==> flow/design.v <==
module contador_de_programa(
    input  wire       clk,
    input  wire       reset,
    input  wire [6:0] cantidad_instrucciones,
    output reg  [1:0] fase,
    output reg  [6:0] o_contador,
    output reg        done
);
wire [6:0] siguiente = o_contador + 7'd1;
always @(posedge clk) begin
    if (reset) begin
        fase       <= 2'd0;
        o_contador <= 7'd0;
        done       <= (cantidad_instrucciones == 7'd0);
    end else if (!done) begin
        if (fase == 2'd2) begin
            fase       <= 2'd0;
            o_contador <= siguiente;
            if (siguiente == cantidad_instrucciones)
                done <= 1'b1;
        end else begin
            fase <= fase + 2'd1;
        end
    end
end
endmodule
module unidad_control
(
    input  [3:0] instruction,
    output reg       write_enable_RB,
    output reg       read_ram,
    output reg       write_ram,
    output reg [3:0] alu_opcode,
    output reg       valido
);
always @* begin
    write_enable_RB = 1'b0;
    read_ram        = 1'b0;
    write_ram       = 1'b0;
    alu_opcode      = 4'b0000;
    valido          = 1'b1;
    case (instruction)
        4'b0000: begin write_enable_RB = 1'b1; alu_opcode = 4'b0000; end  
        4'b0001: begin write_enable_RB = 1'b1; alu_opcode = 4'b0001; end  
        4'b0010: begin write_enable_RB = 1'b1; alu_opcode = 4'b0010; end  
        4'b0011: begin write_enable_RB = 1'b1; alu_opcode = 4'b0110; end  
        4'b0100: begin write_enable_RB = 1'b1; alu_opcode = 4'b0111; end  
        4'b0101: begin write_enable_RB = 1'b1; alu_opcode = 4'b1100; end  
        4'b0110: write_ram = 1'b1;                                         
        4'b0111: read_ram  = 1'b1;                                         
        default: valido = 1'b0;                                            
    endcase
end
endmodule
module alu(
    input  [3:0]      op,
    input  [31:0]     din1_alu,
    input  [31:0]     din2_alu,
    output reg [31:0] result_alu
);
always @* begin
    case (op)
        4'b0000: result_alu = din1_alu & din2_alu;
        4'b0001: result_alu = din1_alu | din2_alu;
        4'b0010: result_alu = din1_alu + din2_alu;
        4'b0110: result_alu = din1_alu - din2_alu;
        4'b0111: result_alu = (din1_alu < din2_alu) ? 32'd1 : 32'd0;
        4'b1100: result_alu = ~(din1_alu | din2_alu);
        default: result_alu = 32'd0;
    endcase
end
endmodule
module banco_de_registros(
    input  wire        clk,
    input  wire        reset,
    input  wire [4:0]  read_address_1,
    input  wire [4:0]  read_address_2,
    input  wire [4:0]  write_address,
    input  wire [31:0] data_write,
    input  wire        write_enable,
    output wire [31:0] data_register_1,
    output wire [31:0] data_register_2
);
reg [31:0] mem [0:31];
function [31:0] valor_inicial(input [4:0] r);
    case (r)
        5'd0:  valor_inicial = 32'h000000DE;
        5'd1:  valor_inicial = 32'h0000006F;
        5'd2:  valor_inicial = 32'h00000064;
        5'd3:  valor_inicial = 32'h000000C8;
        5'd7:  valor_inicial = 32'h00000014;
        5'd8:  valor_inicial = 32'h00000015;
        5'd9:  valor_inicial = 32'h00000016;
        5'd10: valor_inicial = 32'h00000052;
        5'd11: valor_inicial = 32'h0000001B;
        5'd12: valor_inicial = 32'h7FFFFFF3;
        5'd16: valor_inicial = 32'h00000017;
        5'd17: valor_inicial = 32'h00000018;
        5'd18: valor_inicial = 32'h00000019;
        default: valor_inicial = 32'h00000000;
    endcase
endfunction
integer i;
always @(posedge clk) begin
    if (reset) begin
        for (i = 0; i < 32; i = i + 1)
            mem[i] <= valor_inicial(i[4:0]);
    end else if (write_enable) begin
        mem[write_address] <= data_write;
    end
end
assign data_register_1 = mem[read_address_1];
assign data_register_2 = mem[read_address_2];
endmodule
module ram(
    input  wire        clk,
    input  wire [31:0] address,
    input  wire [31:0] din,
    input  wire        write_enable,
    output wire [31:0] dout
);
reg [31:0] mem [0:31];
always @(posedge clk) begin
    if (write_enable)
        mem[address[4:0]] <= din;
end
assign dout = mem[address[4:0]];
endmodule
module jericalla_evolucion(
    input  wire        clk,
    input  wire        reset,
    input  wire [6:0]  cantidad_instrucciones,
    output wire [6:0]  imem_addr,
    input  wire [18:0] imem_data,
    output reg  [31:0] data_out,
    output reg         zf,
    output reg         valid,
    output wire        done
);
wire [1:0] fase;
wire [6:0] pc;
contador_de_programa contador_de_programa_inst(
    .clk(clk),
    .reset(reset),
    .cantidad_instrucciones(cantidad_instrucciones),
    .fase(fase),
    .o_contador(pc),
    .done(done)
);
assign imem_addr = pc;
wire       cu_we_rb, cu_read_ram, cu_write_ram, cu_valido;
wire [3:0] cu_alu_opcode;
unidad_control unidad_control_inst(
    .instruction(imem_data[18:15]),
    .write_enable_RB(cu_we_rb),
    .read_ram(cu_read_ram),
    .write_ram(cu_write_ram),
    .alu_opcode(cu_alu_opcode),
    .valido(cu_valido)
);
wire [31:0] rb_dr1, rb_dr2;
reg  [31:0] resultado;
reg        b1_we_rb, b1_read_ram, b1_write_ram, b1_valido;
reg [3:0]  b1_alu_opcode;
reg [4:0]  b1_rd;
reg [31:0] b1_dr1, b1_dr2;
reg        b2_we_rb, b2_valido;
reg [4:0]  b2_rd;
wire activo = !done;
banco_de_registros banco_de_registros_inst(
    .clk(clk),
    .reset(reset),
    .read_address_1(imem_data[9:5]),
    .read_address_2(imem_data[4:0]),
    .write_address(b2_rd),
    .data_write(resultado),
    .write_enable(activo && fase == 2'd2 && b2_we_rb),
    .data_register_1(rb_dr1),
    .data_register_2(rb_dr2)
);
wire [31:0] alu_result;
alu alu_inst(
    .op(b1_alu_opcode),
    .din1_alu(b1_dr1),
    .din2_alu(b1_dr2),
    .result_alu(alu_result)
);
wire [31:0] ram_dout;
ram ram_inst(
    .clk(clk),
    .address(b1_dr1),
    .din(b1_dr2),
    .write_enable(activo && fase == 2'd1 && b1_write_ram),
    .dout(ram_dout)
);
always @(posedge clk) begin
    if (reset) begin
        b1_we_rb  <= 1'b0;
        b1_read_ram <= 1'b0;
        b1_write_ram <= 1'b0;
        b1_valido <= 1'b0;
        b2_we_rb  <= 1'b0;
        b2_valido <= 1'b0;
        valid     <= 1'b0;
        zf        <= 1'b0;
    end else begin
        valid <= 1'b0;
        if (activo) begin
            case (fase)
                2'd0: begin
                    b1_we_rb      <= cu_we_rb;
                    b1_read_ram   <= cu_read_ram;
                    b1_write_ram  <= cu_write_ram;
                    b1_valido     <= cu_valido;
                    b1_alu_opcode <= cu_alu_opcode;
                    b1_rd         <= imem_data[14:10];
                    b1_dr1        <= rb_dr1;
                    b1_dr2        <= rb_dr2;
                end
                2'd1: begin
                    b2_we_rb  <= b1_we_rb;
                    b2_valido <= b1_valido;
                    b2_rd     <= b1_rd;
                    if (b1_read_ram)
                        resultado <= ram_dout;
                    else if (b1_write_ram)
                        resultado <= b1_dr2;
                    else
                        resultado <= alu_result;
                end
                default: begin
                    valid    <= b2_valido;
                    data_out <= resultado;
                    if (b2_we_rb)
                        zf <= (resultado == 32'd0);
                end
            endcase
        end
    end
end
endmodule
# Tool chain data of jericalla_evolucion
# Module jericalla_evolucion before and after one edit of its RTL, step after step.
# "before" refers to lines of the RTL above, "after" to lines of the edited file.
# "diff" is "after" less "before", of the values as shown.
# Operators carry their Yosys type and port widths (W data, S select, Z words).
# Cell names lack the library's common part.
# A cell with - has no value.
[setup] top_module="jericalla_evolucion" clock_port="clk" lib="sky130hd" lib_corner="tt_025C_1v80"

# Diff
# The edit as a unified diff against the file above.
# This change comes from a script, not from a designer. The edited design behaves differently; no optimisation was intended.
# begin of diff
@@ -111,5 +111,7 @@
 end
 assign data_register_1 = mem[read_address_1];
-assign data_register_2 = mem[read_address_2];
+reg [31:0] data_register_2_ff;
+always @(posedge clk) data_register_2_ff <= mem[read_address_2];
+assign data_register_2 = data_register_2_ff;
 endmodule
 module ram(
# end of diff

# Word level
# Yosys after proc, flatten, opt, wreduce and memory -nomap, before mapping. Enables and synchronous resets that opt folds into registers are not counted as muxes. Memory bits, and registers merged into a memory's read port (data or address), are not among the register bits. Print and check cells are not counted. Equal cells are merged and count once.
# Yosys's memory passes give these memory sizes; they may raise the number of words (mostly to a power of two), join words into wider ones and drop unused or constant bits.
[op_classes] item="add_sub_neg" before=4 after=4 diff=0
[op_classes] item="compare" before=1 after=1 diff=0
[op_classes] item="n_eq" before=8 after=8 diff=0
[op_classes] item="mux" before=20 after=20 diff=0
[op_classes] item="n_logic" before=6 after=6 diff=0
[op_classes] item="reduce_logical" before=18 after=18 diff=0
# Operator kinds equal on both sides are left out: 32.
[bits] item="register_bits" before=96 after=128 diff=32
[bits] item="ram_bits" before=2048 after=2048 diff=0
[bits] item="romBits" before=56 after=56 diff=0
[bits] item="n_memories" before=3 after=3 diff=0
[bits] item="in_bits" before=28 after=28 diff=0
[bits] item="out_inout_bits" before=42 after=42 diff=0

# Logic depth
# Depth = most cells in a row (Yosys ltp): at word level without a register or memory, in the mapped netlist without a sequential cell, where the memories' decode and read muxes count.
[depth] item="depth_word" before=6 after=6 diff=0
[depth] item="ABC_AREA" before="0" after="0"
[depth] item="mapped_depth" before=17 after=16 diff=-1
[depth] item="mapped_depth_nobuf" before=12 after=11 diff=-1

# After synthesis
# Yosys stat after the flow's synthesis: flattened, memories mapped to cells. It holds for the ABC_AREA given above (unset counts as 0); a run with the other value may have another netlist.
[by_type] cell_type="buf_2" before=83 after=36 diff=-47
[by_type] cell_type="buf_1" before=30 after=68 diff=38
[by_type] cell_type="dfxtp_1" before=18 after=50 diff=32
[by_type] cell_type="clkbuf_1" before=386 after=417 diff=31
[by_type] cell_type="o21ai_0" before=41 after=68 diff=27
[by_type] cell_type="o21ai_1" before=23 after=0 diff=-23
[by_type] cell_type="nand2_1" before=176 after=195 diff=19
[by_type] cell_type="o31ai_1" before=9 after=22 diff=13
[by_type] cell_type="buf_4" before=19 after=7 diff=-12
[by_type] cell_type="inv_1" before=91 after=101 diff=10
[by_type] cell_type="a211oi_1" before=9 after=19 diff=10
[by_type] cell_type="mux2i_1" before=21 after=30 diff=9
[by_type] cell_type="xnor2_1" before=22 after=14 diff=-8
[by_type] cell_type="a21o_1" before=12 after=20 diff=8
[by_type] cell_type="o21a_1" before=5 after=11 diff=6
[by_type] cell_type="nor2_1" before=202 after=197 diff=-5
[by_type] cell_type="or3_1" before=63 after=68 diff=5
[by_type] cell_type="a31oi_1" before=16 after=11 diff=-5
# Cell types equal on both sides are left out: 15.
# Not every row of either side is listed.
[mapped] item="stdcells" before=6042 after=6151 diff=109
[mapped] item="area_um2" before=103860.9 after=104836.8 diff=975.9
[mapped] item="ffs" before=2208 after=2240 diff=32
[mapped] item="buffers" before=523 after=529 diff=6
# By module: a second synthesis without flattening, with its own total; a netlist apart from the flattened one above.
[hier_totals] item="hier_cells" before=7822 after=7850 diff=28
[hier_totals] item="hier_area_um2" before=105909.1 after=106654.8 diff=745.7
# Each row is one instance without its submodules.
[modules_before] mod="banco_de_registros" instances=1 n_cells=4650 area_um2=55917.4 mod_seq_area_um2=30749.5
[modules_before] mod="ram" instances=1 n_cells=2075 area_um2=39101.3 mod_seq_area_um2=30749.5
[modules_before] mod="jericalla_evolucion" instances=1 n_cells=293 area_um2=5342.6 mod_seq_area_um2=4424.2
[modules_before] mod="alu" instances=1 n_cells=719 area_um2=4837.1 mod_seq_area_um2=0.0
[modules_before] mod="contador_de_programa" instances=1 n_cells=71 area_um2=624.3 mod_seq_area_um2=200.2
[modules_before] mod="unidad_control" instances=1 n_cells=14 area_um2=86.3 mod_seq_area_um2=0.0
[modules_after] mod="banco_de_registros" instances=1 n_cells=4683 area_um2=56546.7 mod_seq_area_um2=31390.1
[modules_after] mod="ram" instances=1 n_cells=2075 area_um2=39101.3 mod_seq_area_um2=30749.5
[modules_after] mod="jericalla_evolucion" instances=1 n_cells=293 area_um2=5342.6 mod_seq_area_um2=4424.2
[modules_after] mod="alu" instances=1 n_cells=714 area_um2=4953.5 mod_seq_area_um2=0.0
[modules_after] mod="contador_de_programa" instances=1 n_cells=71 area_um2=624.3 mod_seq_area_um2=200.2
[modules_after] mod="unidad_control" instances=1 n_cells=14 area_um2=86.3 mod_seq_area_um2=0.0

# Worst setup path after synthesis
# OpenSTA on the mapped netlist: ideal clock, no wires. The path of least setup slack (recovery checks aside). Input and output delay are each 20% of the period. Register names are those of the netlist, which keeps one name where synthesis merged equal registers.
[synth_path] item="path_type" before="input -> register" after="input -> register"
[synth_path] item="from" before="input reset" after="input reset"
[synth_path] item="to" before="register b1_alu_opcode[0]" after="register b1_alu_opcode[0]"
[synth_path] item="clock_period_ps" before=10000 after=10000 diff=0
[synth_path] item="in_delay_ps" before=2000 after=2000 diff=0
[synth_path] item="setup_time_ps" before=505 after=505 diff=0
[synth_path] item="t_first_pin_ps" before=2000 after=2000 diff=0
[synth_path] item="arrival_time_ps" before=5449 after=5443 diff=-6
[synth_path] item="t_required_ps" before=9495 after=9495 diff=0
[synth_path] item="slack_ps" before=4046 after=4052 diff=6
[synth_path] item="path_delay_ps" before=3954 after=3948 diff=-6
[synth_path] item="driving_pins" before=3 after=3 diff=0
[synth_path] item="synth_period_reached_ps" before=5954 after=5948 diff=-6
# "path_delay_ps" = arrival - input delay + setup time.
# "driving_pins" counts driving pins, that of a launching flip-flop among them; a cell with two outputs on the path counts twice.
# "synth_period_reached_ps" = period - worst setup slack (recovery checks aside). The figure is calculated, with input and output delays left at 20% of the set period.
# The rows between start and end are the longest chain of elaborated cells between them; the timing report does not say that the signal goes this way. Where chains are equally long, one stands for them.
# Each line given opens the expression or statement behind the cell; cells for indexed reads and writes are added by Yosys, which also makes memories of some case tables.
[synth_via_before] path_cell_list="clkbuf_1 > clkbuf_1 > nor2_1" elab_chain_cells=2
[synth_rtl_before] item="from (decl)" line_no=131 rtl="input  wire        reset,"
[synth_rtl_before] item="$not A1 Y1"
[synth_rtl_before] item="$reduce_and A3 Y1"
[synth_rtl_before] item="to (assign)" line_no=215 rtl="b1_alu_opcode <= cu_alu_opcode;"
[synth_rtl_before] item="to (decl)" line_no=164 rtl="reg [3:0]  b1_alu_opcode;"
[synth_via_after] path_cell_list="clkbuf_1 > clkbuf_1 > nor2_1" elab_chain_cells=2
[synth_rtl_after] item="from (decl)" line_no=133 rtl="input  wire        reset,"
[synth_rtl_after] item="$not A1 Y1"
[synth_rtl_after] item="$reduce_and A3 Y1"
[synth_rtl_after] item="to (assign)" line_no=217 rtl="b1_alu_opcode <= cu_alu_opcode;"
[synth_rtl_after] item="to (decl)" line_no=166 rtl="reg [3:0]  b1_alu_opcode;"

# Worst path after layout
# Path of least setup slack in the final report of the runs of set A (OpenROAD, finished layout, wires in). Where an end is a register, its clock arrival counts in the times.
# The path's times are printed in steps of 10 ps; the period is the one set.
[layout_path] item="path_type" before="input -> register" after="input -> register"
[layout_path] item="from" before="input reset" after="input reset"
[layout_path] item="to" before="memory banco_de_registros_inst.mem[28][8]" after="memory banco_de_registros_inst.mem[20][25]"
[layout_path] item="clock_period_ps" before=10000 after=10000 diff=0
[layout_path] item="in_delay_ps" before=2000 after=2000 diff=0
[layout_path] item="setup_time_ps" before=380 after=380 diff=0
[layout_path] item="t_first_pin_ps" before=2000 after=2000 diff=0
[layout_path] item="arrival_time_ps" before=5950 after=5790 diff=-160
[layout_path] item="t_required_ps" before=10470 after=10490 diff=20
[layout_path] item="slack_ps" before=4520 after=4700 diff=180
[layout_path] item="driving_pins" before=6 after=7 diff=1
# The rows between start and end are the longest chain of elaborated cells between them; the timing report does not say that the signal goes this way. Where chains are equally long, one stands for them.
# before: The path ends at the enable pin of a flip-flop; only ways to that pin are counted.
[layout_via_before] path_cell_list="buf_2 > buf_4 > nand3b_1 > or3_4 > nor2_4 > or2_2" elab_chain_cells=1
[layout_rtl_before] item="from (decl)" line_no=131 rtl="input  wire        reset,"
[layout_rtl_before] item="$mux W5" line_no=105 rtl="if (reset) begin"
[layout_rtl_before] item="to (decl)" line_no=84 rtl="reg [31:0] mem [0:31];"
# after: The path ends at the enable pin of a flip-flop; only ways to that pin are counted.
[layout_via_after] path_cell_list="buf_2 > buf_4 > nand3b_1 > or3_4 > buf_4 > nor2_4 > or2_2" elab_chain_cells=1
[layout_rtl_after] item="from (decl)" line_no=133 rtl="input  wire        reset,"
[layout_rtl_after] item="$mux W5" line_no=105 rtl="if (reset) begin"
[layout_rtl_after] item="to (decl)" line_no=84 rtl="reg [31:0] mem [0:31];"

# Layout results
# Both versions went through the flow (Yosys, OpenROAD) with the same settings in each pair. Constraints: input delay and output delay 20% of the set period each, output load 0.01 pF.
[settings_set_A] CORE_UTILIZATION=40 period_ns=10.0 CAP_MARGIN=20 CORE_MARGIN=2 SLEW_MARGIN=20
[results_set_A] item="yosys.chip_area_um2" before=103860.9 after=104836.8 diff=975.9
[results_set_A] item="die_footprint_um2" before=263744.0 after=266204.0 diff=2460.0
[results_set_A] item="finish.utilization_frac" before=0.449 after=0.454 diff=0.005
[results_set_A] item="fin_ws_ps" before=4519 after=4699 diff=180
[results_set_A] item="tns_setup_ps" before=0 after=0 diff=0
[results_set_A] item="ws_hold_ps" before=420 after=393 diff=-27
[results_set_A] item="period_reached_ps" before=5481 after=5301 diff=-180
[settings_set_B] ABC_AREA=1 CELL_PAD_IN_SITES_DETAIL_PLACEMENT=0 CELL_PAD_IN_SITES_GLOBAL_PLACEMENT=1 CORE_ASPECT_RATIO=0.81 CORE_UTILIZATION=62 CTS_CLUSTER_DIAMETER=389 CTS_CLUSTER_SIZE=17 MAX_ROUTING_LAYER="met4" PLACE_DENSITY_LB_ADDON=0.17 SETUP_SLACK_MARGIN=0.12 period_ns=6.67 CAP_MARGIN=20 CORE_MARGIN=2 SLEW_MARGIN=20
[results_set_B] item="yosys.chip_area_um2" before=103078.9 after=103676.9 diff=598.0
[results_set_B] item="die_footprint_um2" before=169552.0 after=170526.0 diff=974.0
[results_set_B] item="finish.utilization_frac" before=0.666 after=0.664 diff=-0.002
[results_set_B] item="fin_ws_ps" before=2411 after=2112 diff=-299
[results_set_B] item="tns_setup_ps" before=0 after=0 diff=0
[results_set_B] item="ws_hold_ps" before=421 after=408 diff=-13
[results_set_B] item="period_reached_ps" before=4259 after=4558 diff=299
# "period_reached_ps" is the run's clock period less its worst setup slack. It is reckoned from that one timing run; input and output delays stay at 20% of the period that was set.
